==> flow/design.v <==
module booth2Encoder(
  input  [3:0] input_multiplier,
  output [1:0] output_X2,
  output [1:0] output_inv,
  output [1:0] output_set0
);
  wire [4:0] multiplier2 = {input_multiplier,1'h0};  
  wire [2:0] bits_0 = multiplier2[2:0];  
  wire [2:0] bits_1 = multiplier2[4:2];  
  wire  X2Bools_0 = ~(bits_0[0] ^ bits_0[1]);  
  wire  invBools_0 = bits_0[2];  
  wire [2:0] _set0Bools_0_T_1 = ~bits_0;  
  wire  set0Bools_0 = &bits_0 | &_set0Bools_0_T_1;  
  wire  X2Bools_1 = ~(bits_1[0] ^ bits_1[1]);  
  wire  invBools_1 = bits_1[2];  
  wire [2:0] _set0Bools_1_T_1 = ~bits_1;  
  wire  set0Bools_1 = &bits_1 | &_set0Bools_1_T_1;  
  assign output_X2 = {X2Bools_1,X2Bools_0};  
  assign output_inv = {invBools_1,invBools_0};  
  assign output_set0 = {set0Bools_1,set0Bools_0};  
endmodule
module ppGenerator(
  input        clock,
  input        reset,
  input  [3:0] inputData_multiplicand,
  input  [1:0] inputCtrl_X2,
  input  [1:0] inputCtrl_inv,
  input  [1:0] inputCtrl_Set0,
  output [7:0] outputData_pp_out_0,
  output [7:0] outputData_pp_out_1,
  output [7:0] outputData_sig_out
);
  reg [7:0] pp_0;  
  reg [7:0] pp_1;  
  reg [7:0] sign_com;  
  wire [4:0] _pp_X2_0_T_1 = {inputData_multiplicand,1'h0};  
  wire [4:0] _pp_X2_0_T_3 = {inputData_multiplicand[3],inputData_multiplicand};  
  wire [4:0] pp_X2_0 = inputCtrl_X2[0] ? _pp_X2_0_T_1 : _pp_X2_0_T_3;  
  wire [4:0] pp_set_0 = inputCtrl_Set0[0] ? 5'h0 : pp_X2_0;  
  wire [4:0] _pp_inv_0_T_1 = ~pp_set_0;  
  wire [4:0] pp_inv_0 = inputCtrl_inv[0] ? _pp_inv_0_T_1 : pp_set_0;  
  wire  E_inv_0 = inputCtrl_Set0[0] ? inputCtrl_inv[0] : inputCtrl_inv[0] ^ inputData_multiplicand[3];  
  wire  E_0 = ~E_inv_0;  
  wire [7:0] pp_temp_0 = {E_0,E_inv_0,E_inv_0,pp_inv_0};  
  wire [4:0] pp_X2_1 = inputCtrl_X2[1] ? _pp_X2_0_T_1 : _pp_X2_0_T_3;  
  wire [4:0] pp_set_1 = inputCtrl_Set0[1] ? 5'h0 : pp_X2_1;  
  wire [4:0] _pp_inv_1_T_1 = ~pp_set_1;  
  wire [4:0] pp_inv_1 = inputCtrl_inv[1] ? _pp_inv_1_T_1 : pp_set_1;  
  wire  E_inv_1 = inputCtrl_Set0[1] ? inputCtrl_inv[1] : inputCtrl_inv[1] ^ inputData_multiplicand[3];  
  wire  E_1 = ~E_inv_1;  
  wire [7:0] pp_temp_1 = {2'h1,E_1,pp_inv_1};  
  wire [7:0] _pp_1_T_2 = {pp_temp_1[5:0],1'h0,inputCtrl_inv[0]};  
  wire [3:0] _sign_com_T_1 = {1'h0,inputCtrl_inv[1],2'h0};  
  assign outputData_pp_out_0 = pp_0;  
  assign outputData_pp_out_1 = pp_1;  
  assign outputData_sig_out = sign_com;  
  always @(posedge clock) begin
    if (reset) begin  
      pp_0 <= 8'h0;  
    end else begin
      pp_0 <= pp_temp_0;  
    end
    if (reset) begin  
      pp_1 <= 8'h0;  
    end else begin
      pp_1 <= _pp_1_T_2;  
    end
    if (reset) begin  
      sign_com <= 8'h0;  
    end else begin
      sign_com <= {{4'd0}, _sign_com_T_1};  
    end
  end
endmodule
module RCA(
  input  [7:0] input_a_in,
  input  [7:0] input_b_in,
  output [7:0] output_S
);
  wire  g_comb_0 = input_a_in[0] & input_b_in[0];  
  wire  p_comb_0 = input_a_in[0] ^ input_b_in[0];  
  wire  g_comb_1 = input_a_in[1] & input_b_in[1];  
  wire  p_comb_1 = input_a_in[1] ^ input_b_in[1];  
  wire  s_comb_1 = p_comb_1 ^ g_comb_0;  
  wire  c_comb_2 = g_comb_0 & p_comb_1 | g_comb_1;  
  wire  g_comb_2 = input_a_in[2] & input_b_in[2];  
  wire  p_comb_2 = input_a_in[2] ^ input_b_in[2];  
  wire  s_comb_2 = p_comb_2 ^ c_comb_2;  
  wire  c_comb_3 = c_comb_2 & p_comb_2 | g_comb_2;  
  wire  g_comb_3 = input_a_in[3] & input_b_in[3];  
  wire  p_comb_3 = input_a_in[3] ^ input_b_in[3];  
  wire  s_comb_3 = p_comb_3 ^ c_comb_3;  
  wire  c_comb_4 = c_comb_3 & p_comb_3 | g_comb_3;  
  wire  g_comb_4 = input_a_in[4] & input_b_in[4];  
  wire  p_comb_4 = input_a_in[4] ^ input_b_in[4];  
  wire  s_comb_4 = p_comb_4 ^ c_comb_4;  
  wire  c_comb_5 = c_comb_4 & p_comb_4 | g_comb_4;  
  wire  g_comb_5 = input_a_in[5] & input_b_in[5];  
  wire  p_comb_5 = input_a_in[5] ^ input_b_in[5];  
  wire  s_comb_5 = p_comb_5 ^ c_comb_5;  
  wire  c_comb_6 = c_comb_5 & p_comb_5 | g_comb_5;  
  wire  g_comb_6 = input_a_in[6] & input_b_in[6];  
  wire  p_comb_6 = input_a_in[6] ^ input_b_in[6];  
  wire  s_comb_6 = p_comb_6 ^ c_comb_6;  
  wire  c_comb_7 = c_comb_6 & p_comb_6 | g_comb_6;  
  wire  p_comb_7 = input_a_in[7] ^ input_b_in[7];  
  wire  s_comb_7 = p_comb_7 ^ c_comb_7;  
  wire [3:0] output_S_lo = {s_comb_3,s_comb_2,s_comb_1,p_comb_0};  
  wire [3:0] output_S_hi = {s_comb_7,s_comb_6,s_comb_5,s_comb_4};  
  assign output_S = {output_S_hi,output_S_lo};  
endmodule
module pp_compressor3_2(
  input  [7:0] input_pp0_in,
  input  [7:0] input_pp1_in,
  input  [7:0] input_pp2_in,
  output [7:0] output_S,
  output [7:0] output_C
);
  wire  g_comb_0 = input_pp0_in[0] & input_pp1_in[0];  
  wire  p_comb_0 = input_pp0_in[0] ^ input_pp1_in[0];  
  wire  s_comb_0 = p_comb_0 ^ input_pp2_in[0];  
  wire  c_comb_0 = input_pp2_in[0] & p_comb_0 | g_comb_0;  
  wire  g_comb_1 = input_pp0_in[1] & input_pp1_in[1];  
  wire  p_comb_1 = input_pp0_in[1] ^ input_pp1_in[1];  
  wire  s_comb_1 = p_comb_1 ^ input_pp2_in[1];  
  wire  c_comb_1 = input_pp2_in[1] & p_comb_1 | g_comb_1;  
  wire  g_comb_2 = input_pp0_in[2] & input_pp1_in[2];  
  wire  p_comb_2 = input_pp0_in[2] ^ input_pp1_in[2];  
  wire  s_comb_2 = p_comb_2 ^ input_pp2_in[2];  
  wire  c_comb_2 = input_pp2_in[2] & p_comb_2 | g_comb_2;  
  wire  g_comb_3 = input_pp0_in[3] & input_pp1_in[3];  
  wire  p_comb_3 = input_pp0_in[3] ^ input_pp1_in[3];  
  wire  s_comb_3 = p_comb_3 ^ input_pp2_in[3];  
  wire  c_comb_3 = input_pp2_in[3] & p_comb_3 | g_comb_3;  
  wire  g_comb_4 = input_pp0_in[4] & input_pp1_in[4];  
  wire  p_comb_4 = input_pp0_in[4] ^ input_pp1_in[4];  
  wire  s_comb_4 = p_comb_4 ^ input_pp2_in[4];  
  wire  c_comb_4 = input_pp2_in[4] & p_comb_4 | g_comb_4;  
  wire  g_comb_5 = input_pp0_in[5] & input_pp1_in[5];  
  wire  p_comb_5 = input_pp0_in[5] ^ input_pp1_in[5];  
  wire  s_comb_5 = p_comb_5 ^ input_pp2_in[5];  
  wire  c_comb_5 = input_pp2_in[5] & p_comb_5 | g_comb_5;  
  wire  g_comb_6 = input_pp0_in[6] & input_pp1_in[6];  
  wire  p_comb_6 = input_pp0_in[6] ^ input_pp1_in[6];  
  wire  s_comb_6 = p_comb_6 ^ input_pp2_in[6];  
  wire  c_comb_6 = input_pp2_in[6] & p_comb_6 | g_comb_6;  
  wire  g_comb_7 = input_pp0_in[7] & input_pp1_in[7];  
  wire  p_comb_7 = input_pp0_in[7] ^ input_pp1_in[7];  
  wire  s_comb_7 = p_comb_7 ^ input_pp2_in[7];  
  wire  c_comb_7 = input_pp2_in[7] & p_comb_7 | g_comb_7;  
  wire [3:0] output_S_lo = {s_comb_3,s_comb_2,s_comb_1,s_comb_0};  
  wire [3:0] output_S_hi = {s_comb_7,s_comb_6,s_comb_5,s_comb_4};  
  wire [7:0] _output_C_T = {c_comb_7,c_comb_6,c_comb_5,c_comb_4,c_comb_3,c_comb_2,c_comb_1,c_comb_0};  
  assign output_S = {output_S_hi,output_S_lo};  
  assign output_C = {_output_C_T[6:0],1'h0};  
endmodule
module wallaceTree(
  input  [7:0] io_data_i_0,
  input  [7:0] io_data_i_1,
  input  [7:0] io_data_i_2,
  output [7:0] io_data_o
);
  wire [7:0] rca_input_a_in;  
  wire [7:0] rca_input_b_in;  
  wire [7:0] rca_output_S;  
  wire [7:0] layer1CSA_0_input_pp0_in;  
  wire [7:0] layer1CSA_0_input_pp1_in;  
  wire [7:0] layer1CSA_0_input_pp2_in;  
  wire [7:0] layer1CSA_0_output_S;  
  wire [7:0] layer1CSA_0_output_C;  
  RCA rca (  
    .input_a_in(rca_input_a_in),
    .input_b_in(rca_input_b_in),
    .output_S(rca_output_S)
  );
  pp_compressor3_2 layer1CSA_0 (  
    .input_pp0_in(layer1CSA_0_input_pp0_in),
    .input_pp1_in(layer1CSA_0_input_pp1_in),
    .input_pp2_in(layer1CSA_0_input_pp2_in),
    .output_S(layer1CSA_0_output_S),
    .output_C(layer1CSA_0_output_C)
  );
  assign io_data_o = rca_output_S;  
  assign rca_input_a_in = layer1CSA_0_output_S;  
  assign rca_input_b_in = layer1CSA_0_output_C;  
  assign layer1CSA_0_input_pp0_in = io_data_i_0;  
  assign layer1CSA_0_input_pp1_in = io_data_i_1;  
  assign layer1CSA_0_input_pp2_in = io_data_i_2;  
endmodule
module Multiplier(
  input        clock,
  input        reset,
  input  [3:0] input_multiplicand,
  input  [3:0] input_multiplier,
  output [7:0] output_product
);
  wire [3:0] booth2_encoder_input_multiplier;  
  wire [1:0] booth2_encoder_output_X2;  
  wire [1:0] booth2_encoder_output_inv;  
  wire [1:0] booth2_encoder_output_set0;  
  wire  pp_generator_clock;  
  wire  pp_generator_reset;  
  wire [3:0] pp_generator_inputData_multiplicand;  
  wire [1:0] pp_generator_inputCtrl_X2;  
  wire [1:0] pp_generator_inputCtrl_inv;  
  wire [1:0] pp_generator_inputCtrl_Set0;  
  wire [7:0] pp_generator_outputData_pp_out_0;  
  wire [7:0] pp_generator_outputData_pp_out_1;  
  wire [7:0] pp_generator_outputData_sig_out;  
  wire [7:0] wallace_tree_io_data_i_0;  
  wire [7:0] wallace_tree_io_data_i_1;  
  wire [7:0] wallace_tree_io_data_i_2;  
  wire [7:0] wallace_tree_io_data_o;  
  booth2Encoder booth2_encoder (  
    .input_multiplier(booth2_encoder_input_multiplier),
    .output_X2(booth2_encoder_output_X2),
    .output_inv(booth2_encoder_output_inv),
    .output_set0(booth2_encoder_output_set0)
  );
  ppGenerator pp_generator (  
    .clock(pp_generator_clock),
    .reset(pp_generator_reset),
    .inputData_multiplicand(pp_generator_inputData_multiplicand),
    .inputCtrl_X2(pp_generator_inputCtrl_X2),
    .inputCtrl_inv(pp_generator_inputCtrl_inv),
    .inputCtrl_Set0(pp_generator_inputCtrl_Set0),
    .outputData_pp_out_0(pp_generator_outputData_pp_out_0),
    .outputData_pp_out_1(pp_generator_outputData_pp_out_1),
    .outputData_sig_out(pp_generator_outputData_sig_out)
  );
  wallaceTree wallace_tree (  
    .io_data_i_0(wallace_tree_io_data_i_0),
    .io_data_i_1(wallace_tree_io_data_i_1),
    .io_data_i_2(wallace_tree_io_data_i_2),
    .io_data_o(wallace_tree_io_data_o)
  );
  assign output_product = wallace_tree_io_data_o;  
  assign booth2_encoder_input_multiplier = input_multiplier;  
  assign pp_generator_clock = clock;
  assign pp_generator_reset = reset;
  assign pp_generator_inputData_multiplicand = input_multiplicand;  
  assign pp_generator_inputCtrl_X2 = booth2_encoder_output_X2;  
  assign pp_generator_inputCtrl_inv = booth2_encoder_output_inv;  
  assign pp_generator_inputCtrl_Set0 = booth2_encoder_output_set0;  
  assign wallace_tree_io_data_i_0 = pp_generator_outputData_pp_out_0;  
  assign wallace_tree_io_data_i_1 = pp_generator_outputData_pp_out_1;  
  assign wallace_tree_io_data_i_2 = pp_generator_outputData_sig_out;  
endmodule
module RCA_1(
  input  [15:0] input_a_in,
  input  [15:0] input_b_in,
  output [15:0] output_S
);
  wire  g_comb_0 = input_a_in[0] & input_b_in[0];  
  wire  p_comb_0 = input_a_in[0] ^ input_b_in[0];  
  wire  g_comb_1 = input_a_in[1] & input_b_in[1];  
  wire  p_comb_1 = input_a_in[1] ^ input_b_in[1];  
  wire  s_comb_1 = p_comb_1 ^ g_comb_0;  
  wire  c_comb_2 = g_comb_0 & p_comb_1 | g_comb_1;  
  wire  g_comb_2 = input_a_in[2] & input_b_in[2];  
  wire  p_comb_2 = input_a_in[2] ^ input_b_in[2];  
  wire  s_comb_2 = p_comb_2 ^ c_comb_2;  
  wire  c_comb_3 = c_comb_2 & p_comb_2 | g_comb_2;  
  wire  g_comb_3 = input_a_in[3] & input_b_in[3];  
  wire  p_comb_3 = input_a_in[3] ^ input_b_in[3];  
  wire  s_comb_3 = p_comb_3 ^ c_comb_3;  
  wire  c_comb_4 = c_comb_3 & p_comb_3 | g_comb_3;  
  wire  g_comb_4 = input_a_in[4] & input_b_in[4];  
  wire  p_comb_4 = input_a_in[4] ^ input_b_in[4];  
  wire  s_comb_4 = p_comb_4 ^ c_comb_4;  
  wire  c_comb_5 = c_comb_4 & p_comb_4 | g_comb_4;  
  wire  g_comb_5 = input_a_in[5] & input_b_in[5];  
  wire  p_comb_5 = input_a_in[5] ^ input_b_in[5];  
  wire  s_comb_5 = p_comb_5 ^ c_comb_5;  
  wire  c_comb_6 = c_comb_5 & p_comb_5 | g_comb_5;  
  wire  g_comb_6 = input_a_in[6] & input_b_in[6];  
  wire  p_comb_6 = input_a_in[6] ^ input_b_in[6];  
  wire  s_comb_6 = p_comb_6 ^ c_comb_6;  
  wire  c_comb_7 = c_comb_6 & p_comb_6 | g_comb_6;  
  wire  g_comb_7 = input_a_in[7] & input_b_in[7];  
  wire  p_comb_7 = input_a_in[7] ^ input_b_in[7];  
  wire  s_comb_7 = p_comb_7 ^ c_comb_7;  
  wire  c_comb_8 = c_comb_7 & p_comb_7 | g_comb_7;  
  wire  g_comb_8 = input_a_in[8] & input_b_in[8];  
  wire  p_comb_8 = input_a_in[8] ^ input_b_in[8];  
  wire  s_comb_8 = p_comb_8 ^ c_comb_8;  
  wire  c_comb_9 = c_comb_8 & p_comb_8 | g_comb_8;  
  wire  g_comb_9 = input_a_in[9] & input_b_in[9];  
  wire  p_comb_9 = input_a_in[9] ^ input_b_in[9];  
  wire  s_comb_9 = p_comb_9 ^ c_comb_9;  
  wire  c_comb_10 = c_comb_9 & p_comb_9 | g_comb_9;  
  wire  g_comb_10 = input_a_in[10] & input_b_in[10];  
  wire  p_comb_10 = input_a_in[10] ^ input_b_in[10];  
  wire  s_comb_10 = p_comb_10 ^ c_comb_10;  
  wire  c_comb_11 = c_comb_10 & p_comb_10 | g_comb_10;  
  wire  g_comb_11 = input_a_in[11] & input_b_in[11];  
  wire  p_comb_11 = input_a_in[11] ^ input_b_in[11];  
  wire  s_comb_11 = p_comb_11 ^ c_comb_11;  
  wire  c_comb_12 = c_comb_11 & p_comb_11 | g_comb_11;  
  wire  g_comb_12 = input_a_in[12] & input_b_in[12];  
  wire  p_comb_12 = input_a_in[12] ^ input_b_in[12];  
  wire  s_comb_12 = p_comb_12 ^ c_comb_12;  
  wire  c_comb_13 = c_comb_12 & p_comb_12 | g_comb_12;  
  wire  g_comb_13 = input_a_in[13] & input_b_in[13];  
  wire  p_comb_13 = input_a_in[13] ^ input_b_in[13];  
  wire  s_comb_13 = p_comb_13 ^ c_comb_13;  
  wire  c_comb_14 = c_comb_13 & p_comb_13 | g_comb_13;  
  wire  g_comb_14 = input_a_in[14] & input_b_in[14];  
  wire  p_comb_14 = input_a_in[14] ^ input_b_in[14];  
  wire  s_comb_14 = p_comb_14 ^ c_comb_14;  
  wire  c_comb_15 = c_comb_14 & p_comb_14 | g_comb_14;  
  wire  p_comb_15 = input_a_in[15] ^ input_b_in[15];  
  wire  s_comb_15 = p_comb_15 ^ c_comb_15;  
  wire [7:0] output_S_lo = {s_comb_7,s_comb_6,s_comb_5,s_comb_4,s_comb_3,s_comb_2,s_comb_1,p_comb_0};  
  wire [7:0] output_S_hi = {s_comb_15,s_comb_14,s_comb_13,s_comb_12,s_comb_11,s_comb_10,s_comb_9,s_comb_8};  
  assign output_S = {output_S_hi,output_S_lo};  
endmodule
module MacUnit(
  input         clock,
  input         reset,
  input  [3:0]  io_in_a,
  input  [3:0]  io_in_b,
  input  [15:0] io_in_c,
  output [15:0] io_out_c
);
  wire  mul_clock;  
  wire  mul_reset;  
  wire [3:0] mul_input_multiplicand;  
  wire [3:0] mul_input_multiplier;  
  wire [7:0] mul_output_product;  
  wire [15:0] rca_input_a_in;  
  wire [15:0] rca_input_b_in;  
  wire [15:0] rca_output_S;  
  wire [7:0] _rca_input_a_in_T_2 = mul_output_product[7] ? 8'hff : 8'h0;  
  Multiplier mul (  
    .clock(mul_clock),
    .reset(mul_reset),
    .input_multiplicand(mul_input_multiplicand),
    .input_multiplier(mul_input_multiplier),
    .output_product(mul_output_product)
  );
  RCA_1 rca (  
    .input_a_in(rca_input_a_in),
    .input_b_in(rca_input_b_in),
    .output_S(rca_output_S)
  );
  assign io_out_c = rca_output_S;  
  assign mul_clock = clock;
  assign mul_reset = reset;
  assign mul_input_multiplicand = io_in_a;  
  assign mul_input_multiplier = io_in_b;  
  assign rca_input_a_in = {_rca_input_a_in_T_2,mul_output_product};  
  assign rca_input_b_in = io_in_c;  
endmodule
module PE(
  input         clock,
  input         reset,
  input         io_in_control_done,
  input  [3:0]  io_in_a,
  input  [3:0]  io_in_b,
  input  [15:0] io_in_c,
  output        io_out_control_done,
  output [3:0]  io_out_a,
  output [3:0]  io_out_b,
  output [15:0] io_out_c
);
  wire  mac_clock;  
  wire  mac_reset;  
  wire [3:0] mac_io_in_a;  
  wire [3:0] mac_io_in_b;  
  wire [15:0] mac_io_in_c;  
  wire [15:0] mac_io_out_c;  
  reg [3:0] a_reg;  
  reg [3:0] b_reg;  
  reg [15:0] c_reg;  
  MacUnit mac (  
    .clock(mac_clock),
    .reset(mac_reset),
    .io_in_a(mac_io_in_a),
    .io_in_b(mac_io_in_b),
    .io_in_c(mac_io_in_c),
    .io_out_c(mac_io_out_c)
  );
  assign io_out_control_done = io_in_control_done;  
  assign io_out_a = a_reg;  
  assign io_out_b = b_reg;  
  assign io_out_c = c_reg;  
  assign mac_clock = clock;
  assign mac_reset = reset;
  assign mac_io_in_a = io_in_a;  
  assign mac_io_in_b = io_in_b;  
  assign mac_io_in_c = c_reg;  
  always @(posedge clock) begin
    if (reset) begin  
      a_reg <= 4'h0;  
    end else begin
      a_reg <= io_in_a;  
    end
    if (reset) begin  
      b_reg <= 4'h0;  
    end else begin
      b_reg <= io_in_b;  
    end
    if (reset) begin  
      c_reg <= 16'h0;  
    end else if (io_in_control_done) begin  
      c_reg <= io_in_c;
    end else begin
      c_reg <= mac_io_out_c;
    end
  end
endmodule
module PE_2(
  input         clock,
  input         reset,
  input         io_in_control_done,
  input  [3:0]  io_in_a,
  input  [3:0]  io_in_b,
  input  [15:0] io_in_c,
  output [3:0]  io_out_a,
  output [15:0] io_out_c
);
  wire  mac_clock;  
  wire  mac_reset;  
  wire [3:0] mac_io_in_a;  
  wire [3:0] mac_io_in_b;  
  wire [15:0] mac_io_in_c;  
  wire [15:0] mac_io_out_c;  
  reg [3:0] a_reg;  
  reg [15:0] c_reg;  
  MacUnit mac (  
    .clock(mac_clock),
    .reset(mac_reset),
    .io_in_a(mac_io_in_a),
    .io_in_b(mac_io_in_b),
    .io_in_c(mac_io_in_c),
    .io_out_c(mac_io_out_c)
  );
  assign io_out_a = a_reg;  
  assign io_out_c = c_reg;  
  assign mac_clock = clock;
  assign mac_reset = reset;
  assign mac_io_in_a = io_in_a;  
  assign mac_io_in_b = io_in_b;  
  assign mac_io_in_c = c_reg;  
  always @(posedge clock) begin
    if (reset) begin  
      a_reg <= 4'h0;  
    end else begin
      a_reg <= io_in_a;  
    end
    if (reset) begin  
      c_reg <= 16'h0;  
    end else if (io_in_control_done) begin  
      c_reg <= io_in_c;
    end else begin
      c_reg <= mac_io_out_c;
    end
  end
endmodule
module SystolicArray(
  input         clock,
  input         reset,
  input         io_in_control_0_done,
  input         io_in_control_1_done,
  input  [3:0]  io_in_a_0,
  input  [3:0]  io_in_a_1,
  input  [3:0]  io_in_b_0,
  input  [3:0]  io_in_b_1,
  input  [15:0] io_in_c_0,
  input  [15:0] io_in_c_1,
  output [15:0] io_out_c_0,
  output [15:0] io_out_c_1
);
  wire  sa_0_0_clock;  
  wire  sa_0_0_reset;  
  wire  sa_0_0_io_in_control_done;  
  wire [3:0] sa_0_0_io_in_a;  
  wire [3:0] sa_0_0_io_in_b;  
  wire [15:0] sa_0_0_io_in_c;  
  wire  sa_0_0_io_out_control_done;  
  wire [3:0] sa_0_0_io_out_a;  
  wire [3:0] sa_0_0_io_out_b;  
  wire [15:0] sa_0_0_io_out_c;  
  wire  sa_0_1_clock;  
  wire  sa_0_1_reset;  
  wire  sa_0_1_io_in_control_done;  
  wire [3:0] sa_0_1_io_in_a;  
  wire [3:0] sa_0_1_io_in_b;  
  wire [15:0] sa_0_1_io_in_c;  
  wire  sa_0_1_io_out_control_done;  
  wire [3:0] sa_0_1_io_out_a;  
  wire [3:0] sa_0_1_io_out_b;  
  wire [15:0] sa_0_1_io_out_c;  
  wire  sa_1_0_clock;  
  wire  sa_1_0_reset;  
  wire  sa_1_0_io_in_control_done;  
  wire [3:0] sa_1_0_io_in_a;  
  wire [3:0] sa_1_0_io_in_b;  
  wire [15:0] sa_1_0_io_in_c;  
  wire [3:0] sa_1_0_io_out_a;  
  wire [15:0] sa_1_0_io_out_c;  
  wire  sa_1_1_clock;  
  wire  sa_1_1_reset;  
  wire  sa_1_1_io_in_control_done;  
  wire [3:0] sa_1_1_io_in_a;  
  wire [3:0] sa_1_1_io_in_b;  
  wire [15:0] sa_1_1_io_in_c;  
  wire [3:0] sa_1_1_io_out_a;  
  wire [15:0] sa_1_1_io_out_c;  
  PE sa_0_0 (  
    .clock(sa_0_0_clock),
    .reset(sa_0_0_reset),
    .io_in_control_done(sa_0_0_io_in_control_done),
    .io_in_a(sa_0_0_io_in_a),
    .io_in_b(sa_0_0_io_in_b),
    .io_in_c(sa_0_0_io_in_c),
    .io_out_control_done(sa_0_0_io_out_control_done),
    .io_out_a(sa_0_0_io_out_a),
    .io_out_b(sa_0_0_io_out_b),
    .io_out_c(sa_0_0_io_out_c)
  );
  PE sa_0_1 (  
    .clock(sa_0_1_clock),
    .reset(sa_0_1_reset),
    .io_in_control_done(sa_0_1_io_in_control_done),
    .io_in_a(sa_0_1_io_in_a),
    .io_in_b(sa_0_1_io_in_b),
    .io_in_c(sa_0_1_io_in_c),
    .io_out_control_done(sa_0_1_io_out_control_done),
    .io_out_a(sa_0_1_io_out_a),
    .io_out_b(sa_0_1_io_out_b),
    .io_out_c(sa_0_1_io_out_c)
  );
  PE_2 sa_1_0 (  
    .clock(sa_1_0_clock),
    .reset(sa_1_0_reset),
    .io_in_control_done(sa_1_0_io_in_control_done),
    .io_in_a(sa_1_0_io_in_a),
    .io_in_b(sa_1_0_io_in_b),
    .io_in_c(sa_1_0_io_in_c),
    .io_out_a(sa_1_0_io_out_a),
    .io_out_c(sa_1_0_io_out_c)
  );
  PE_2 sa_1_1 (  
    .clock(sa_1_1_clock),
    .reset(sa_1_1_reset),
    .io_in_control_done(sa_1_1_io_in_control_done),
    .io_in_a(sa_1_1_io_in_a),
    .io_in_b(sa_1_1_io_in_b),
    .io_in_c(sa_1_1_io_in_c),
    .io_out_a(sa_1_1_io_out_a),
    .io_out_c(sa_1_1_io_out_c)
  );
  assign io_out_c_0 = sa_1_0_io_out_c;  
  assign io_out_c_1 = sa_1_1_io_out_c;  
  assign sa_0_0_clock = clock;
  assign sa_0_0_reset = reset;
  assign sa_0_0_io_in_control_done = io_in_control_0_done;  
  assign sa_0_0_io_in_a = io_in_a_0;  
  assign sa_0_0_io_in_b = io_in_b_0;  
  assign sa_0_0_io_in_c = io_in_c_0;  
  assign sa_0_1_clock = clock;
  assign sa_0_1_reset = reset;
  assign sa_0_1_io_in_control_done = io_in_control_1_done;  
  assign sa_0_1_io_in_a = sa_0_0_io_out_a;  
  assign sa_0_1_io_in_b = io_in_b_1;  
  assign sa_0_1_io_in_c = io_in_c_1;  
  assign sa_1_0_clock = clock;
  assign sa_1_0_reset = reset;
  assign sa_1_0_io_in_control_done = sa_0_0_io_out_control_done;  
  assign sa_1_0_io_in_a = io_in_a_1;  
  assign sa_1_0_io_in_b = sa_0_0_io_out_b;  
  assign sa_1_0_io_in_c = sa_0_0_io_out_c;  
  assign sa_1_1_clock = clock;
  assign sa_1_1_reset = reset;
  assign sa_1_1_io_in_control_done = sa_0_1_io_out_control_done;  
  assign sa_1_1_io_in_a = sa_1_0_io_out_a;  
  assign sa_1_1_io_in_b = sa_0_1_io_out_b;  
  assign sa_1_1_io_in_c = sa_0_1_io_out_c;  
endmodule
module GlobalCounter(
  input   clock,
  input   reset,
  input   io_start,
  output  io_tick
);
  reg [2:0] count;  
  wire  tick = count == 3'h4;  
  reg  enable;  
  wire  _GEN_0 = tick ? 1'h0 : enable;  
  wire  _GEN_1 = io_start | _GEN_0;  
  wire [2:0] _count_T_1 = count + 3'h1;  
  assign io_tick = count == 3'h4;  
  always @(posedge clock) begin
    if (reset) begin  
      count <= 3'h0;  
    end else if (enable) begin  
      if (count != 3'h4) begin  
        count <= _count_T_1;  
      end else begin
        count <= 3'h0;  
      end
    end
    if (reset) begin  
      enable <= 1'h0;  
    end else begin
      enable <= _GEN_1;
    end
  end
endmodule
module GlobalCounter_1(
  input   clock,
  input   reset,
  input   io_start,
  output  io_tick
);
  reg  count;  
  reg  enable;  
  wire  _GEN_0 = count ? 1'h0 : enable;  
  wire  _GEN_1 = io_start | _GEN_0;  
  wire  _GEN_2 = ~count & count + 1'h1;  
  assign io_tick = count;  
  always @(posedge clock) begin
    if (reset) begin  
      count <= 1'h0;  
    end else if (enable) begin  
      count <= _GEN_2;
    end
    if (reset) begin  
      enable <= 1'h0;  
    end else begin
      enable <= _GEN_1;
    end
  end
endmodule
module Controller(
  input   clock,
  input   reset,
  input   io_ctrl_cal_start,
  input   io_ctrl_in_done,
  input   io_ctrl_ibh_full,
  input   io_ctrl_ibv_full,
  input   io_ctrl_ibh_empty,
  input   io_ctrl_ibv_empty,
  input   io_ctrl_pre_valid,
  input   io_ctrl_post_ready,
  input   io_ctrl_ob_empty,
  output  io_ctrl_pre_ready,
  output  io_ctrl_post_valid,
  output  io_ctrl_ib_data_in,
  output  io_ctrl_ib_data_out,
  output  io_ctrl_cal_done,
  output  io_ctrl_ob_ready
);
  wire  cal_gc_clock;  
  wire  cal_gc_reset;  
  wire  cal_gc_io_start;  
  wire  cal_gc_io_tick;  
  wire  out_gc_clock;  
  wire  out_gc_reset;  
  wire  out_gc_io_start;  
  wire  out_gc_io_tick;  
  reg [1:0] state;  
  reg  in_done_r;  
  reg  isIdle;  
  reg  delay_ctrl_ib_data_in;  
  reg  delay_ctrl_ib_data_out;  
  reg  cal_done_r;  
  reg  out_done_r;  
  wire  ctrl_ib_data_in_w = io_ctrl_ibh_empty & io_ctrl_ibv_empty & io_ctrl_pre_valid;  
  wire  _GEN_0 = io_ctrl_ib_data_out ? 1'h0 : in_done_r;  
  wire  _GEN_1 = io_ctrl_in_done | _GEN_0;  
  wire  ctrl_ib_data_out_w = in_done_r & isIdle & io_ctrl_ob_empty;  
  wire  _GEN_2 = cal_gc_io_tick | cal_done_r;  
  wire  _GEN_3 = out_gc_io_tick | out_done_r;  
  wire  _GEN_5 = io_ctrl_cal_start ? 1'h0 : isIdle;  
  wire [1:0] _GEN_7 = io_ctrl_post_ready ? 2'h0 : state;  
  wire  _GEN_8 = io_ctrl_post_ready | isIdle;  
  wire  _GEN_9 = io_ctrl_post_ready ? 1'h0 : _GEN_2;  
  wire  _GEN_10 = io_ctrl_post_ready ? 1'h0 : _GEN_3;  
  wire [1:0] _GEN_11 = out_done_r ? _GEN_7 : state;  
  wire  _GEN_12 = out_done_r ? _GEN_8 : isIdle;  
  wire  _GEN_13 = out_done_r ? _GEN_9 : _GEN_2;  
  wire  _GEN_14 = out_done_r ? _GEN_10 : _GEN_3;  
  wire  _GEN_16 = state == 2'h2 ? _GEN_12 : isIdle;  
  wire  _GEN_20 = state == 2'h1 ? isIdle : _GEN_16;  
  wire  _GEN_24 = state == 2'h0 ? _GEN_5 : _GEN_20;  
  GlobalCounter cal_gc (  
    .clock(cal_gc_clock),
    .reset(cal_gc_reset),
    .io_start(cal_gc_io_start),
    .io_tick(cal_gc_io_tick)
  );
  GlobalCounter_1 out_gc (  
    .clock(out_gc_clock),
    .reset(out_gc_reset),
    .io_start(out_gc_io_start),
    .io_tick(out_gc_io_tick)
  );
  assign io_ctrl_pre_ready = ~io_ctrl_ibh_full & ~io_ctrl_ibv_full;  
  assign io_ctrl_post_valid = ~io_ctrl_ob_empty;  
  assign io_ctrl_ib_data_in = ~delay_ctrl_ib_data_in & ctrl_ib_data_in_w;  
  assign io_ctrl_ib_data_out = ~delay_ctrl_ib_data_out & ctrl_ib_data_out_w;  
  assign io_ctrl_cal_done = cal_done_r;  
  assign io_ctrl_ob_ready = cal_done_r & ~out_done_r;  
  assign cal_gc_clock = clock;
  assign cal_gc_reset = reset;
  assign cal_gc_io_start = io_ctrl_cal_start;  
  assign out_gc_clock = clock;
  assign out_gc_reset = reset;
  assign out_gc_io_start = cal_gc_io_tick;  
  always @(posedge clock) begin
    if (reset) begin  
      state <= 2'h0;  
    end else if (state == 2'h0) begin  
      if (io_ctrl_cal_start) begin  
        state <= 2'h1;  
      end
    end else if (state == 2'h1) begin  
      if (cal_done_r) begin  
        state <= 2'h2;  
      end
    end else if (state == 2'h2) begin  
      state <= _GEN_11;
    end
    if (reset) begin  
      in_done_r <= 1'h0;  
    end else begin
      in_done_r <= _GEN_1;
    end
    isIdle <= reset | _GEN_24;  
    if (reset) begin  
      delay_ctrl_ib_data_in <= 1'h0;  
    end else begin
      delay_ctrl_ib_data_in <= ctrl_ib_data_in_w;  
    end
    if (reset) begin  
      delay_ctrl_ib_data_out <= 1'h0;  
    end else begin
      delay_ctrl_ib_data_out <= ctrl_ib_data_out_w;  
    end
    if (reset) begin  
      cal_done_r <= 1'h0;  
    end else if (state == 2'h0) begin  
      cal_done_r <= _GEN_2;
    end else if (state == 2'h1) begin  
      cal_done_r <= _GEN_2;
    end else if (state == 2'h2) begin  
      cal_done_r <= _GEN_13;
    end else begin
      cal_done_r <= _GEN_2;
    end
    if (reset) begin  
      out_done_r <= 1'h0;  
    end else if (state == 2'h0) begin  
      out_done_r <= _GEN_3;
    end else if (state == 2'h1) begin  
      out_done_r <= _GEN_3;
    end else if (state == 2'h2) begin  
      out_done_r <= _GEN_14;
    end else begin
      out_done_r <= _GEN_3;
    end
  end
endmodule
module SyncFIFO(
  input        clock,
  input        reset,
  input        io_enq,
  input        io_deq,
  input  [3:0] io_enqData,
  output [3:0] io_deqData,
  output       io_full,
  output       io_empty
);
  reg [3:0] mem_0;  
  reg [3:0] mem_1;  
  reg [1:0] readPtr;  
  reg [1:0] writePtr;  
  wire  isEmpty = readPtr == writePtr;  
  wire  _isFull_T_1 = ~writePtr[1];  
  wire [1:0] _isFull_T_3 = {_isFull_T_1,writePtr[0]};  
  wire  isFull = readPtr == _isFull_T_3;  
  wire [1:0] _writePtr_T_1 = writePtr + 2'h1;  
  wire [1:0] _readPtr_T_1 = readPtr + 2'h1;  
  wire [3:0] _GEN_6 = readPtr[0] ? mem_1 : mem_0;  
  assign io_deqData = io_deq & ~isEmpty ? _GEN_6 : 4'h0;  
  assign io_full = readPtr == _isFull_T_3;  
  assign io_empty = readPtr == writePtr;  
  always @(posedge clock) begin
    if (reset) begin  
      mem_0 <= 4'h0;  
    end else if (io_enq & ~isFull) begin  
      if (~writePtr[0]) begin  
        mem_0 <= io_enqData;  
      end
    end
    if (reset) begin  
      mem_1 <= 4'h0;  
    end else if (io_enq & ~isFull) begin  
      if (writePtr[0]) begin  
        mem_1 <= io_enqData;  
      end
    end
    if (reset) begin  
      readPtr <= 2'h0;  
    end else if (io_deq & ~isEmpty) begin  
      readPtr <= _readPtr_T_1;  
    end
    if (reset) begin  
      writePtr <= 2'h0;  
    end else if (io_enq & ~isFull) begin  
      writePtr <= _writePtr_T_1;  
    end
  end
endmodule
module InputBuffer(
  input        clock,
  input        reset,
  input        io_ctrl_data_in,
  input        io_ctrl_data_out,
  input        io_ctrl_data_valid,
  input  [3:0] io_data_in_0,
  input  [3:0] io_data_in_1,
  output [3:0] io_data_out_0,
  output [3:0] io_data_out_1,
  output       io_all_full,
  output       io_all_empty,
  output       io_data_in_done,
  output       io_cal_start
);
  wire  data_queue_0_clock;  
  wire  data_queue_0_reset;  
  wire  data_queue_0_io_enq;  
  wire  data_queue_0_io_deq;  
  wire [3:0] data_queue_0_io_enqData;  
  wire [3:0] data_queue_0_io_deqData;  
  wire  data_queue_0_io_full;  
  wire  data_queue_0_io_empty;  
  wire  data_queue_1_clock;  
  wire  data_queue_1_reset;  
  wire  data_queue_1_io_enq;  
  wire  data_queue_1_io_deq;  
  wire [3:0] data_queue_1_io_enqData;  
  wire [3:0] data_queue_1_io_deqData;  
  wire  data_queue_1_io_full;  
  wire  data_queue_1_io_empty;  
  reg  delay_count_0;  
  reg  delay_count_1;  
  reg [1:0] deq_count_0;  
  reg [1:0] deq_count_1;  
  reg [1:0] state;  
  reg  cal_start_r;  
  wire  _data_queue_0_io_enq_T = state == 2'h0;  
  wire  _data_queue_0_io_enq_T_2 = state == 2'h1;  
  wire  _data_queue_0_io_deq_T_3 = deq_count_0 != 2'h0;  
  wire  _data_queue_1_io_deq_T_3 = deq_count_1 != 2'h0;  
  wire  allFull = data_queue_0_io_full & data_queue_1_io_full;  
  wire  allEmpty = data_queue_0_io_empty & data_queue_1_io_empty;  
  wire [1:0] _state_T = io_ctrl_data_out ? 2'h2 : 2'h0;  
  wire [1:0] _deq_count_0_T_1 = deq_count_0 - 2'h1;  
  wire [1:0] _deq_count_1_T_1 = deq_count_1 - 2'h1;  
  wire  _GEN_10 = delay_count_1 ? delay_count_1 - 1'h1 : delay_count_1;  
  wire  _GEN_12 = _data_queue_0_io_enq_T_2 & allFull;  
  wire  _GEN_17 = _data_queue_0_io_enq_T_2 ? delay_count_1 : _GEN_10;  
  SyncFIFO data_queue_0 (  
    .clock(data_queue_0_clock),
    .reset(data_queue_0_reset),
    .io_enq(data_queue_0_io_enq),
    .io_deq(data_queue_0_io_deq),
    .io_enqData(data_queue_0_io_enqData),
    .io_deqData(data_queue_0_io_deqData),
    .io_full(data_queue_0_io_full),
    .io_empty(data_queue_0_io_empty)
  );
  SyncFIFO data_queue_1 (  
    .clock(data_queue_1_clock),
    .reset(data_queue_1_reset),
    .io_enq(data_queue_1_io_enq),
    .io_deq(data_queue_1_io_deq),
    .io_enqData(data_queue_1_io_enqData),
    .io_deqData(data_queue_1_io_deqData),
    .io_full(data_queue_1_io_full),
    .io_empty(data_queue_1_io_empty)
  );
  assign io_data_out_0 = data_queue_0_io_deqData;  
  assign io_data_out_1 = data_queue_1_io_deqData;  
  assign io_all_full = data_queue_0_io_full & data_queue_1_io_full;  
  assign io_all_empty = data_queue_0_io_empty & data_queue_1_io_empty;  
  assign io_data_in_done = _data_queue_0_io_enq_T ? 1'h0 : _GEN_12;  
  assign io_cal_start = cal_start_r;  
  assign data_queue_0_clock = clock;
  assign data_queue_0_reset = reset;
  assign data_queue_0_io_enq = (state == 2'h0 & io_ctrl_data_in | state == 2'h1) & io_ctrl_data_valid;  
  assign data_queue_0_io_deq = state == 2'h2 & ~delay_count_0 & deq_count_0 != 2'h0;  
  assign data_queue_0_io_enqData = io_data_in_0;  
  assign data_queue_1_clock = clock;
  assign data_queue_1_reset = reset;
  assign data_queue_1_io_enq = (state == 2'h0 & io_ctrl_data_in | state == 2'h1) & io_ctrl_data_valid;  
  assign data_queue_1_io_deq = state == 2'h2 & ~delay_count_1 & deq_count_1 != 2'h0;  
  assign data_queue_1_io_enqData = io_data_in_1;  
  always @(posedge clock) begin
    if (_data_queue_0_io_enq_T) begin  
      delay_count_0 <= 1'h0;  
    end else if (!(_data_queue_0_io_enq_T_2)) begin  
      if (delay_count_0) begin  
        delay_count_0 <= delay_count_0 - 1'h1;  
      end
    end
    delay_count_1 <= _data_queue_0_io_enq_T | _GEN_17;  
    if (_data_queue_0_io_enq_T) begin  
      deq_count_0 <= 2'h2;  
    end else if (!(_data_queue_0_io_enq_T_2)) begin  
      if (!(delay_count_0)) begin  
        if (_data_queue_0_io_deq_T_3) begin  
          deq_count_0 <= _deq_count_0_T_1;  
        end
      end
    end
    if (_data_queue_0_io_enq_T) begin  
      deq_count_1 <= 2'h2;  
    end else if (!(_data_queue_0_io_enq_T_2)) begin  
      if (!(delay_count_1)) begin  
        if (_data_queue_1_io_deq_T_3) begin  
          deq_count_1 <= _deq_count_1_T_1;  
        end
      end
    end
    if (reset) begin  
      state <= 2'h0;  
    end else if (_data_queue_0_io_enq_T) begin  
      if (io_ctrl_data_in) begin  
        state <= 2'h1;  
      end else if (io_ctrl_data_out) begin  
        state <= 2'h2;  
      end
    end else if (_data_queue_0_io_enq_T_2) begin  
      if (allFull) begin  
        state <= _state_T;  
      end
    end else if (allEmpty) begin  
      state <= 2'h0;  
    end
    if (reset) begin  
      cal_start_r <= 1'h0;  
    end else begin
      cal_start_r <= io_ctrl_data_out;  
    end
  end
endmodule
module SyncFIFO_4(
  input         clock,
  input         reset,
  input         io_enq,
  input         io_deq,
  input  [15:0] io_enqData,
  output [15:0] io_deqData,
  output        io_empty
);
  reg [15:0] mem_0;  
  reg [15:0] mem_1;  
  reg [1:0] readPtr;  
  reg [1:0] writePtr;  
  wire  isEmpty = readPtr == writePtr;  
  wire  _isFull_T_1 = ~writePtr[1];  
  wire [1:0] _isFull_T_3 = {_isFull_T_1,writePtr[0]};  
  wire  isFull = readPtr == _isFull_T_3;  
  wire [1:0] _writePtr_T_1 = writePtr + 2'h1;  
  wire [1:0] _readPtr_T_1 = readPtr + 2'h1;  
  wire [15:0] _GEN_6 = readPtr[0] ? mem_1 : mem_0;  
  assign io_deqData = io_deq & ~isEmpty ? _GEN_6 : 16'h0;  
  assign io_empty = readPtr == writePtr;  
  always @(posedge clock) begin
    if (reset) begin  
      mem_0 <= 16'h0;  
    end else if (io_enq & ~isFull) begin  
      if (~writePtr[0]) begin  
        mem_0 <= io_enqData;  
      end
    end
    if (reset) begin  
      mem_1 <= 16'h0;  
    end else if (io_enq & ~isFull) begin  
      if (writePtr[0]) begin  
        mem_1 <= io_enqData;  
      end
    end
    if (reset) begin  
      readPtr <= 2'h0;  
    end else if (io_deq & ~isEmpty) begin  
      readPtr <= _readPtr_T_1;  
    end
    if (reset) begin  
      writePtr <= 2'h0;  
    end else if (io_enq & ~isFull) begin  
      writePtr <= _writePtr_T_1;  
    end
  end
endmodule
module OutputBuffer(
  input         clock,
  input         reset,
  input         io_ctrl_valid,
  input         io_ctrl_ready,
  input         io_ctrl_ob_ready,
  input  [15:0] io_data_in_0,
  input  [15:0] io_data_in_1,
  output [15:0] io_data_out_0,
  output [15:0] io_data_out_1,
  output        io_all_empty
);
  wire  data_queue_0_clock;  
  wire  data_queue_0_reset;  
  wire  data_queue_0_io_enq;  
  wire  data_queue_0_io_deq;  
  wire [15:0] data_queue_0_io_enqData;  
  wire [15:0] data_queue_0_io_deqData;  
  wire  data_queue_0_io_empty;  
  wire  data_queue_1_clock;  
  wire  data_queue_1_reset;  
  wire  data_queue_1_io_enq;  
  wire  data_queue_1_io_deq;  
  wire [15:0] data_queue_1_io_enqData;  
  wire [15:0] data_queue_1_io_deqData;  
  wire  data_queue_1_io_empty;  
  SyncFIFO_4 data_queue_0 (  
    .clock(data_queue_0_clock),
    .reset(data_queue_0_reset),
    .io_enq(data_queue_0_io_enq),
    .io_deq(data_queue_0_io_deq),
    .io_enqData(data_queue_0_io_enqData),
    .io_deqData(data_queue_0_io_deqData),
    .io_empty(data_queue_0_io_empty)
  );
  SyncFIFO_4 data_queue_1 (  
    .clock(data_queue_1_clock),
    .reset(data_queue_1_reset),
    .io_enq(data_queue_1_io_enq),
    .io_deq(data_queue_1_io_deq),
    .io_enqData(data_queue_1_io_enqData),
    .io_deqData(data_queue_1_io_deqData),
    .io_empty(data_queue_1_io_empty)
  );
  assign io_data_out_0 = data_queue_0_io_deqData;  
  assign io_data_out_1 = data_queue_1_io_deqData;  
  assign io_all_empty = data_queue_0_io_empty & data_queue_1_io_empty;  
  assign data_queue_0_clock = clock;
  assign data_queue_0_reset = reset;
  assign data_queue_0_io_enq = io_ctrl_ob_ready;  
  assign data_queue_0_io_deq = io_ctrl_valid & io_ctrl_ready;  
  assign data_queue_0_io_enqData = io_data_in_0;  
  assign data_queue_1_clock = clock;
  assign data_queue_1_reset = reset;
  assign data_queue_1_io_enq = io_ctrl_ob_ready;  
  assign data_queue_1_io_deq = io_ctrl_valid & io_ctrl_ready;  
  assign data_queue_1_io_enqData = io_data_in_1;  
endmodule
module top(
  input         clock,
  input         reset,
  input         io_in_valid,
  input         io_in_ready,
  input  [3:0]  io_in_a_0,
  input  [3:0]  io_in_a_1,
  input  [3:0]  io_in_b_0,
  input  [3:0]  io_in_b_1,
  input  [15:0] io_in_c_0,
  input  [15:0] io_in_c_1,
  output        io_out_valid,
  output        io_out_ready,
  output [15:0] io_out_c_0,
  output [15:0] io_out_c_1
);
  wire  sa_clock;  
  wire  sa_reset;  
  wire  sa_io_in_control_0_done;  
  wire  sa_io_in_control_1_done;  
  wire [3:0] sa_io_in_a_0;  
  wire [3:0] sa_io_in_a_1;  
  wire [3:0] sa_io_in_b_0;  
  wire [3:0] sa_io_in_b_1;  
  wire [15:0] sa_io_in_c_0;  
  wire [15:0] sa_io_in_c_1;  
  wire [15:0] sa_io_out_c_0;  
  wire [15:0] sa_io_out_c_1;  
  wire  controller_clock;  
  wire  controller_reset;  
  wire  controller_io_ctrl_cal_start;  
  wire  controller_io_ctrl_in_done;  
  wire  controller_io_ctrl_ibh_full;  
  wire  controller_io_ctrl_ibv_full;  
  wire  controller_io_ctrl_ibh_empty;  
  wire  controller_io_ctrl_ibv_empty;  
  wire  controller_io_ctrl_pre_valid;  
  wire  controller_io_ctrl_post_ready;  
  wire  controller_io_ctrl_ob_empty;  
  wire  controller_io_ctrl_pre_ready;  
  wire  controller_io_ctrl_post_valid;  
  wire  controller_io_ctrl_ib_data_in;  
  wire  controller_io_ctrl_ib_data_out;  
  wire  controller_io_ctrl_cal_done;  
  wire  controller_io_ctrl_ob_ready;  
  wire  inBuffer_h_clock;  
  wire  inBuffer_h_reset;  
  wire  inBuffer_h_io_ctrl_data_in;  
  wire  inBuffer_h_io_ctrl_data_out;  
  wire  inBuffer_h_io_ctrl_data_valid;  
  wire [3:0] inBuffer_h_io_data_in_0;  
  wire [3:0] inBuffer_h_io_data_in_1;  
  wire [3:0] inBuffer_h_io_data_out_0;  
  wire [3:0] inBuffer_h_io_data_out_1;  
  wire  inBuffer_h_io_all_full;  
  wire  inBuffer_h_io_all_empty;  
  wire  inBuffer_h_io_data_in_done;  
  wire  inBuffer_h_io_cal_start;  
  wire  inBuffer_v_clock;  
  wire  inBuffer_v_reset;  
  wire  inBuffer_v_io_ctrl_data_in;  
  wire  inBuffer_v_io_ctrl_data_out;  
  wire  inBuffer_v_io_ctrl_data_valid;  
  wire [3:0] inBuffer_v_io_data_in_0;  
  wire [3:0] inBuffer_v_io_data_in_1;  
  wire [3:0] inBuffer_v_io_data_out_0;  
  wire [3:0] inBuffer_v_io_data_out_1;  
  wire  inBuffer_v_io_all_full;  
  wire  inBuffer_v_io_all_empty;  
  wire  inBuffer_v_io_data_in_done;  
  wire  inBuffer_v_io_cal_start;  
  wire  outBuffer_clock;  
  wire  outBuffer_reset;  
  wire  outBuffer_io_ctrl_valid;  
  wire  outBuffer_io_ctrl_ready;  
  wire  outBuffer_io_ctrl_ob_ready;  
  wire [15:0] outBuffer_io_data_in_0;  
  wire [15:0] outBuffer_io_data_in_1;  
  wire [15:0] outBuffer_io_data_out_0;  
  wire [15:0] outBuffer_io_data_out_1;  
  wire  outBuffer_io_all_empty;  
  SystolicArray sa (  
    .clock(sa_clock),
    .reset(sa_reset),
    .io_in_control_0_done(sa_io_in_control_0_done),
    .io_in_control_1_done(sa_io_in_control_1_done),
    .io_in_a_0(sa_io_in_a_0),
    .io_in_a_1(sa_io_in_a_1),
    .io_in_b_0(sa_io_in_b_0),
    .io_in_b_1(sa_io_in_b_1),
    .io_in_c_0(sa_io_in_c_0),
    .io_in_c_1(sa_io_in_c_1),
    .io_out_c_0(sa_io_out_c_0),
    .io_out_c_1(sa_io_out_c_1)
  );
  Controller controller (  
    .clock(controller_clock),
    .reset(controller_reset),
    .io_ctrl_cal_start(controller_io_ctrl_cal_start),
    .io_ctrl_in_done(controller_io_ctrl_in_done),
    .io_ctrl_ibh_full(controller_io_ctrl_ibh_full),
    .io_ctrl_ibv_full(controller_io_ctrl_ibv_full),
    .io_ctrl_ibh_empty(controller_io_ctrl_ibh_empty),
    .io_ctrl_ibv_empty(controller_io_ctrl_ibv_empty),
    .io_ctrl_pre_valid(controller_io_ctrl_pre_valid),
    .io_ctrl_post_ready(controller_io_ctrl_post_ready),
    .io_ctrl_ob_empty(controller_io_ctrl_ob_empty),
    .io_ctrl_pre_ready(controller_io_ctrl_pre_ready),
    .io_ctrl_post_valid(controller_io_ctrl_post_valid),
    .io_ctrl_ib_data_in(controller_io_ctrl_ib_data_in),
    .io_ctrl_ib_data_out(controller_io_ctrl_ib_data_out),
    .io_ctrl_cal_done(controller_io_ctrl_cal_done),
    .io_ctrl_ob_ready(controller_io_ctrl_ob_ready)
  );
  InputBuffer inBuffer_h (  
    .clock(inBuffer_h_clock),
    .reset(inBuffer_h_reset),
    .io_ctrl_data_in(inBuffer_h_io_ctrl_data_in),
    .io_ctrl_data_out(inBuffer_h_io_ctrl_data_out),
    .io_ctrl_data_valid(inBuffer_h_io_ctrl_data_valid),
    .io_data_in_0(inBuffer_h_io_data_in_0),
    .io_data_in_1(inBuffer_h_io_data_in_1),
    .io_data_out_0(inBuffer_h_io_data_out_0),
    .io_data_out_1(inBuffer_h_io_data_out_1),
    .io_all_full(inBuffer_h_io_all_full),
    .io_all_empty(inBuffer_h_io_all_empty),
    .io_data_in_done(inBuffer_h_io_data_in_done),
    .io_cal_start(inBuffer_h_io_cal_start)
  );
  InputBuffer inBuffer_v (  
    .clock(inBuffer_v_clock),
    .reset(inBuffer_v_reset),
    .io_ctrl_data_in(inBuffer_v_io_ctrl_data_in),
    .io_ctrl_data_out(inBuffer_v_io_ctrl_data_out),
    .io_ctrl_data_valid(inBuffer_v_io_ctrl_data_valid),
    .io_data_in_0(inBuffer_v_io_data_in_0),
    .io_data_in_1(inBuffer_v_io_data_in_1),
    .io_data_out_0(inBuffer_v_io_data_out_0),
    .io_data_out_1(inBuffer_v_io_data_out_1),
    .io_all_full(inBuffer_v_io_all_full),
    .io_all_empty(inBuffer_v_io_all_empty),
    .io_data_in_done(inBuffer_v_io_data_in_done),
    .io_cal_start(inBuffer_v_io_cal_start)
  );
  OutputBuffer outBuffer (  
    .clock(outBuffer_clock),
    .reset(outBuffer_reset),
    .io_ctrl_valid(outBuffer_io_ctrl_valid),
    .io_ctrl_ready(outBuffer_io_ctrl_ready),
    .io_ctrl_ob_ready(outBuffer_io_ctrl_ob_ready),
    .io_data_in_0(outBuffer_io_data_in_0),
    .io_data_in_1(outBuffer_io_data_in_1),
    .io_data_out_0(outBuffer_io_data_out_0),
    .io_data_out_1(outBuffer_io_data_out_1),
    .io_all_empty(outBuffer_io_all_empty)
  );
  assign io_out_valid = controller_io_ctrl_post_valid;  
  assign io_out_ready = controller_io_ctrl_pre_ready;  
  assign io_out_c_0 = outBuffer_io_data_out_0;  
  assign io_out_c_1 = outBuffer_io_data_out_1;  
  assign sa_clock = clock;
  assign sa_reset = reset;
  assign sa_io_in_control_0_done = controller_io_ctrl_cal_done;  
  assign sa_io_in_control_1_done = controller_io_ctrl_cal_done;  
  assign sa_io_in_a_0 = inBuffer_h_io_data_out_0;  
  assign sa_io_in_a_1 = inBuffer_h_io_data_out_1;  
  assign sa_io_in_b_0 = inBuffer_v_io_data_out_0;  
  assign sa_io_in_b_1 = inBuffer_v_io_data_out_1;  
  assign sa_io_in_c_0 = io_in_c_0;  
  assign sa_io_in_c_1 = io_in_c_1;  
  assign controller_clock = clock;
  assign controller_reset = reset;
  assign controller_io_ctrl_cal_start = inBuffer_h_io_cal_start & inBuffer_v_io_cal_start;  
  assign controller_io_ctrl_in_done = inBuffer_h_io_data_in_done & inBuffer_v_io_data_in_done;  
  assign controller_io_ctrl_ibh_full = inBuffer_h_io_all_full;  
  assign controller_io_ctrl_ibv_full = inBuffer_v_io_all_full;  
  assign controller_io_ctrl_ibh_empty = inBuffer_h_io_all_empty;  
  assign controller_io_ctrl_ibv_empty = inBuffer_v_io_all_empty;  
  assign controller_io_ctrl_pre_valid = io_in_valid;  
  assign controller_io_ctrl_post_ready = io_in_ready;  
  assign controller_io_ctrl_ob_empty = outBuffer_io_all_empty;  
  assign inBuffer_h_clock = clock;
  assign inBuffer_h_reset = reset;
  assign inBuffer_h_io_ctrl_data_in = controller_io_ctrl_ib_data_in;  
  assign inBuffer_h_io_ctrl_data_out = controller_io_ctrl_ib_data_out;  
  assign inBuffer_h_io_ctrl_data_valid = io_in_valid;  
  assign inBuffer_h_io_data_in_0 = io_in_a_0;  
  assign inBuffer_h_io_data_in_1 = io_in_a_1;  
  assign inBuffer_v_clock = clock;
  assign inBuffer_v_reset = reset;
  assign inBuffer_v_io_ctrl_data_in = controller_io_ctrl_ib_data_in;  
  assign inBuffer_v_io_ctrl_data_out = controller_io_ctrl_ib_data_out;  
  assign inBuffer_v_io_ctrl_data_valid = io_in_valid;  
  assign inBuffer_v_io_data_in_0 = io_in_b_0;  
  assign inBuffer_v_io_data_in_1 = io_in_b_1;  
  assign outBuffer_clock = clock;
  assign outBuffer_reset = reset;
  assign outBuffer_io_ctrl_valid = controller_io_ctrl_post_valid;  
  assign outBuffer_io_ctrl_ready = controller_io_ctrl_post_ready;  
  assign outBuffer_io_ctrl_ob_ready = controller_io_ctrl_ob_ready;  
  assign outBuffer_io_data_in_0 = sa_io_out_c_0;  
  assign outBuffer_io_data_in_1 = sa_io_out_c_1;  
endmodule
module axis_matmul2x2(
    input                       clk             ,
    input                       rst             ,
    input                       s_axis_tvalid   ,
    input     [31 : 0]          s_axis_tdata    ,
    input                       s_axis_tlast    ,
    output                      s_axis_tready   ,
    output                      m_axis_tvalid   ,
    output    [31 : 0]          m_axis_tdata    ,
    output                      m_axis_tlast    ,
    input                       m_axis_tready   
);
    wire [3:0]  io_in_a_0;
    wire [3:0]  io_in_a_1;
    wire [3:0]  io_in_b_0;
    wire [3:0]  io_in_b_1;
    wire [15:0] io_out_c_0;
    wire [15:0] io_out_c_1;
    assign io_in_a_0 = s_axis_tdata[00+:4];
    assign io_in_a_1 = s_axis_tdata[08+:4];
    assign io_in_b_0 = s_axis_tdata[16+:4];
    assign io_in_b_1 = s_axis_tdata[24+:4];
    assign m_axis_tdata = {io_out_c_1,io_out_c_0};
    assign m_axis_tlast = m_axis_tvalid;
    top u_top(
        .clock        (clk              ),
        .reset        (rst              ),
        .io_in_valid  (s_axis_tvalid    ),
        .io_out_ready (s_axis_tready    ),
        .io_in_a_0    (io_in_a_0        ),
        .io_in_a_1    (io_in_a_1        ),
        .io_in_b_0    (io_in_b_0        ),
        .io_in_b_1    (io_in_b_1        ),
        .io_in_c_0    (16'b0            ),
        .io_in_c_1    (16'b0            ),
        .io_out_valid (m_axis_tvalid    ),
        .io_in_ready  (m_axis_tready    ),
        .io_out_c_0   (io_out_c_0       ),
        .io_out_c_1   (io_out_c_1       )
    );
endmodule
== Reports on axis_matmul2x2 ==
Tool output for the design above, in the order of the flow.
Lines are those of the file above, counted from 1.
Cell names lack the library's common part.
The mark -- stands for no value.
Design
  design top: axis_matmul2x2
  clock port: clk
  library: sky130hd
  timing corner: tt_025C_1v80

== Word level ==
Yosys after proc, flatten, opt, wreduce and memory -nomap, before mapping. Memory bits, and registers merged into a memory's read port (data or address), are not among the register bits. Print and check cells are not counted.
Word-level totals
  register bits: 327
  latch bits: 0
  memory bits (writable): 0
  ROM bits: 0
  clocked read ports x word width: 0
  memories: 0
  input bits: 37
  output and inout bits: 35
  elaborated cells: 951
Operators by class
  $add $sub $neg: 22
  multipliers: 0
  div/mod/pow operators: 0
  magnitude comparators: 0
  eq/ne operators: 26
  shift-type cells: 0
  mux-type cells: 95
  bitwise gates (word level): 690
  reduce/logical cells: 44
Operator list (count)
  1-bit AND: 258
  1-bit XOR: 252
  1-bit bitwise OR: 119
  16-bit 2-to-1 mux: 6
  5-bit 2-to-1 mux: 16
  4-bit 2-to-1 mux: 16
  3-bit AND reduction: 18
  1-bit NOT: 45
  5-bit NOT: 8
  2-bit 2-to-1 mux: 18
  1-bit 2-to-1 mux: 34
  8-bit 2-to-1 mux: 4
Not listed: further kinds 20, cells in them 83.

== Depth ==
Longest topological path by Yosys (ltp), each cell counted once; first at word level (registers and memories cut), then after technology mapping (sequential cells cut; the memories' decode and read muxes count).
Depth
  depth in word-level cells: 35
  ABC_AREA: 1
  depth in mapped cells: 24
  depth with buffers taken out: 24

== Netlist ==
Source: synth_stat.txt of the flow (Yosys; design flattened, memories mapped). It holds for the ABC_AREA given above (unset counts as 0); a run with the other value may have another netlist.
Cells by type
  dfxtp_1: count 288, total area 5765.53 sq um
  fa_1: count 76, total area 1.52E+03 sq um
  inv_1: count 254, total area 953.414 sq um
  nor2_1: count 250, total area 938.4 sq um
  nand2_1: count 215, total area 807.024 sq um
  a21oi_1: count 161, total area 805.773 sq um
  o21ai_0: count 119, total area 595.571 sq um
  ha_1: count 46, total area 575.552 sq um
  nand4_4: count 10, total area 212.704 sq um
  o22ai_1: count 32, total area 200.192 sq um
Not listed: further types 41, cells in them 198.
Mapped netlist
  cell count: 1649
  synthesis area: 13633.1 sq um
  sequential area: 5765.5 sq um
  mapped flip-flops: 288
  buffers: 62

== Timing after synthesis ==
OpenSTA on the mapped netlist: ideal clock, no wires. The path of least setup slack (recovery checks aside). Input and output delay are each 20% of the period. Register names are those of the netlist, which keeps one name where synthesis merged equal registers.
Timing path post-synthesis
  path kind: register to register
  start: register u_top.sa.sa_1_1.mac.mul.pp_generator.pp_0[0]
  end: register u_top.sa.sa_1_1.c_reg[15]
  clock period: 7.5 ns
  setup time: 0.121 ns
  time at the first pin: 0.000 ns
  arrival: 6.658 ns
  data required time: 7.379 ns
  slack: 0.721 ns
  delay of the path: 6.779 ns
  stages: 22
  buffers on the path: 0
  period reached after synthesis: 6.779 ns
"delay of the path" = arrival - input delay + setup time.
"stages" counts driving pins, that of a launching flip-flop among them; a cell with two outputs on the path counts twice.
"period reached after synthesis" is the clock period less the worst setup slack; recovery checks do not enter. This is arithmetic on one report: input and output delays are still those of the set period (20% each).
Between the ends stands the longest chain of elaborated cells between them, by number of cells; it is not shown to be the way that was timed. Of several equally long chains one is given.
Each line given opens the expression or statement behind the cell; cells for indexed reads and writes are added by Yosys, which also makes memories of some case tables.
A register here has more assigning lines than the two given.
Between the ends, post-synthesis
  path through: dfxtp_1 -> ha_1 -> ha_1 -> inv_1 -> fa_1 -> fa_1 -> fa_1 -> fa_1 -> [6 not listed] -> fa_1 -> fa_1 -> fa_1 -> fa_1 -> xor2_1 -> a21oi_1 -> o21ai_0 -> nand2_1
  length of the longest elaborated chain: 35
  elaborated cells between the ends (all ways): 84
  source lines of those cells: 64
  classes of those cells: mux: 2; logic: 82
Ends and longest elaborated chain, post-synthesis
  from (decl): line 33  | reg [7:0] pp_0;
  from (assign): line 59  | pp_0 <= 8'h0;
  from (assign): line 61  | pp_0 <= pp_temp_0;
  1-bit XOR: line 120  | wire  p_comb_0 = input_pp0_in[0] ^ input_pp1_in[0];
  1-bit AND: line 122  | wire  c_comb_0 = input_pp2_in[0] & p_comb_0 | g_comb_0;
  1-bit bitwise OR: line 122
  1-bit XOR: line 83  | wire  p_comb_1 = input_a_in[1] ^ input_b_in[1];
  [28 not listed]
  1-bit bitwise OR: line 311  | wire  c_comb_15 = c_comb_14 & p_comb_14 | g_comb_14;
  1-bit XOR: line 313  | wire  s_comb_15 = p_comb_15 ^ c_comb_15;
  16-bit 2-to-1 mux: line 454  | end else if (io_in_control_done) begin
  to (assign): line 455  | c_reg <= io_in_c;
  to (assign): line 457  | c_reg <= mac_io_out_c;
  to (decl): line 430  | reg [15:0] c_reg;

== Path in the finished layout ==
From the final timing report of record 1: the path of least setup slack in the routed layout; clock arrival at registers is part of the times.
Timing path after layout
  path kind: register to register
  start: register u_top.sa.sa_0_1.mac.mul.pp_generator.pp_1[0]
  end: register u_top.sa.sa_0_1.c_reg[15]
  clock period: 8.02 ns
  setup time: 0.13 ns
  time at the first pin: 0.55 ns
  arrival: 7.84 ns
  data required time: 8.46 ns
  slack: 0.63 ns
  stages: 21
  buffers on the path: 0
Between the ends stands the longest chain of elaborated cells between them, by number of cells; it is not shown to be the way that was timed. Of several equally long chains one is given.
A register here has more assigning lines than the two given.
Between the ends, after layout
  path through: dfxtp_4 -> ha_1 -> ha_1 -> inv_1 -> fa_2 -> fa_2 -> fa_2 -> fa_2 -> [5 not listed] -> fa_2 -> fa_2 -> fa_2 -> fa_2 -> fa_2 -> xnor2_2 -> xor2_1 -> nor2_1
  length of the longest elaborated chain: 34
  elaborated cells between the ends (all ways): 83
  source lines of those cells: 63
  classes of those cells: mux: 1; logic: 82
Ends and longest elaborated chain, after layout
  from (decl): line 34  | reg [7:0] pp_1;
  from (assign): line 64  | pp_1 <= 8'h0;
  from (assign): line 66  | pp_1 <= _pp_1_T_2;
  1-bit XOR: line 120  | wire  p_comb_0 = input_pp0_in[0] ^ input_pp1_in[0];
  1-bit AND: line 122  | wire  c_comb_0 = input_pp2_in[0] & p_comb_0 | g_comb_0;
  1-bit bitwise OR: line 122
  1-bit XOR: line 83  | wire  p_comb_1 = input_a_in[1] ^ input_b_in[1];
  [27 not listed]
  1-bit AND: line 311  | wire  c_comb_15 = c_comb_14 & p_comb_14 | g_comb_14;
  1-bit bitwise OR: line 311
  1-bit XOR: line 313  | wire  s_comb_15 = p_comb_15 ^ c_comb_15;
  to (assign): line 407  | c_reg <= io_in_c;
  to (assign): line 409  | c_reg <= mac_io_out_c;
  to (decl): line 375  | reg [15:0] c_reg;

Hand-over note for axis_matmul2x2

Settings and measured results of 2 stored flow runs for module axis_matmul2x2 (sky130hd), not sorted in any way. The constraints put input and output delay at 20% of the set period each and load the outputs with 0.01 pF.
"achieved clock period (ns)" = clock period - worst setup slack. The figure is calculated, with input and output delays left at 20% of the set period.
"worst setup path time (ns)" is the time allowed to the run's worst setup path (the clock period less input and output delay, where it has them) less its slack. Clock arrival times count: a late capture clock shortens it, a late launch clock lengthens it.
By "finish__power__total" is meant OpenSTA's value without simulated activity: inputs other than the clock are taken to toggle once in ten clock periods, and the tool carries that through the logic.

Flow files of record 1
==> flow/run.sh <==
#!/bin/bash
# the make line also repeats the synthesis and layout settings of config.mk as NAME=value (left out here)
make -C /OpenROAD-flow-scripts/flow DESIGN_CONFIG=/design/flow/config.mk WORK_HOME=/design/flow/orfs CLKGATE_MAP_FILE= finish
==> flow/config.mk <==
export PLATFORM = sky130hd
export DESIGN_NAME = axis_matmul2x2
export DESIGN_NICKNAME = axis_matmul2x2
export VERILOG_FILES = /design/flow/design.v
export SDC_FILE = /design/flow/constraint.sdc
export NUM_CORES = 4
export LEC_CHECK = 0
export ABC_AREA = 1
export CAP_MARGIN = 20
export CELL_PAD_IN_SITES_DETAIL_PLACEMENT = 2
export CELL_PAD_IN_SITES_GLOBAL_PLACEMENT = 2
export CORE_MARGIN = 2
export CORE_UTILIZATION = 44
export CTS_CLUSTER_DIAMETER = 118
export GPL_TIMING_DRIVEN = 1
export HOLD_SLACK_MARGIN = 0.21
export MIN_ROUTING_LAYER = met2
export PLACE_DENSITY = 0.74
export SETUP_SLACK_MARGIN = 1.15
export SLEW_MARGIN = 20
==> flow/constraint.sdc <==
create_clock -name core_clock -period 8.02 [get_ports {clk}]
set_input_delay 1.6040 -clock core_clock [delete_from_list [all_inputs] [get_ports {clk}]]
set_output_delay 1.6040 -clock core_clock [all_outputs]
set_load 0.01 [all_outputs]

report of record 1
yosys chip area after synthesis (um^2): 13633.1
finish__design__die__area: 32409.0
finish__design__instance__area__stdcell: 16062.9
finish__design__instance__utilization: 0.5251
finish__timing__setup__ws: 0.627
finish__timing__setup__tns: 0.000
finish__timing__hold__ws: 0.460
finish__power__total: 4.346e-03
achieved clock period (ns): 7.393
worst setup path time (ns): 7.39
worst setup path kind: register to register

Flow files of record 2
==> flow/run.sh <==
#!/bin/bash
# the make line also repeats the synthesis and layout settings of config.mk as NAME=value (left out here)
make -C /OpenROAD-flow-scripts/flow DESIGN_CONFIG=/design/flow/config.mk WORK_HOME=/design/flow/orfs CLKGATE_MAP_FILE= finish
==> flow/config.mk <==
export PLATFORM = sky130hd
export DESIGN_NAME = axis_matmul2x2
export DESIGN_NICKNAME = axis_matmul2x2
export VERILOG_FILES = /design/flow/design.v
export SDC_FILE = /design/flow/constraint.sdc
export NUM_CORES = 4
export LEC_CHECK = 0
export ABC_AREA = 1
export CAP_MARGIN = 20
export CELL_PAD_IN_SITES_DETAIL_PLACEMENT = 0
export CELL_PAD_IN_SITES_GLOBAL_PLACEMENT = 3
export CORE_MARGIN = 10
export CORE_UTILIZATION = 57
export GPL_ROUTABILITY_DRIVEN = 0
export GPL_TIMING_DRIVEN = 0
export MIN_ROUTING_LAYER = met2
export SLEW_MARGIN = 40
export TNS_END_PERCENT = 85
==> flow/constraint.sdc <==
create_clock -name core_clock -period 11.8 [get_ports {clk}]
set_input_delay 2.3600 -clock core_clock [delete_from_list [all_inputs] [get_ports {clk}]]
set_output_delay 2.3600 -clock core_clock [all_outputs]
set_load 0.01 [all_outputs]

report of record 2: did not finish, place, GPL-0301

End of note.
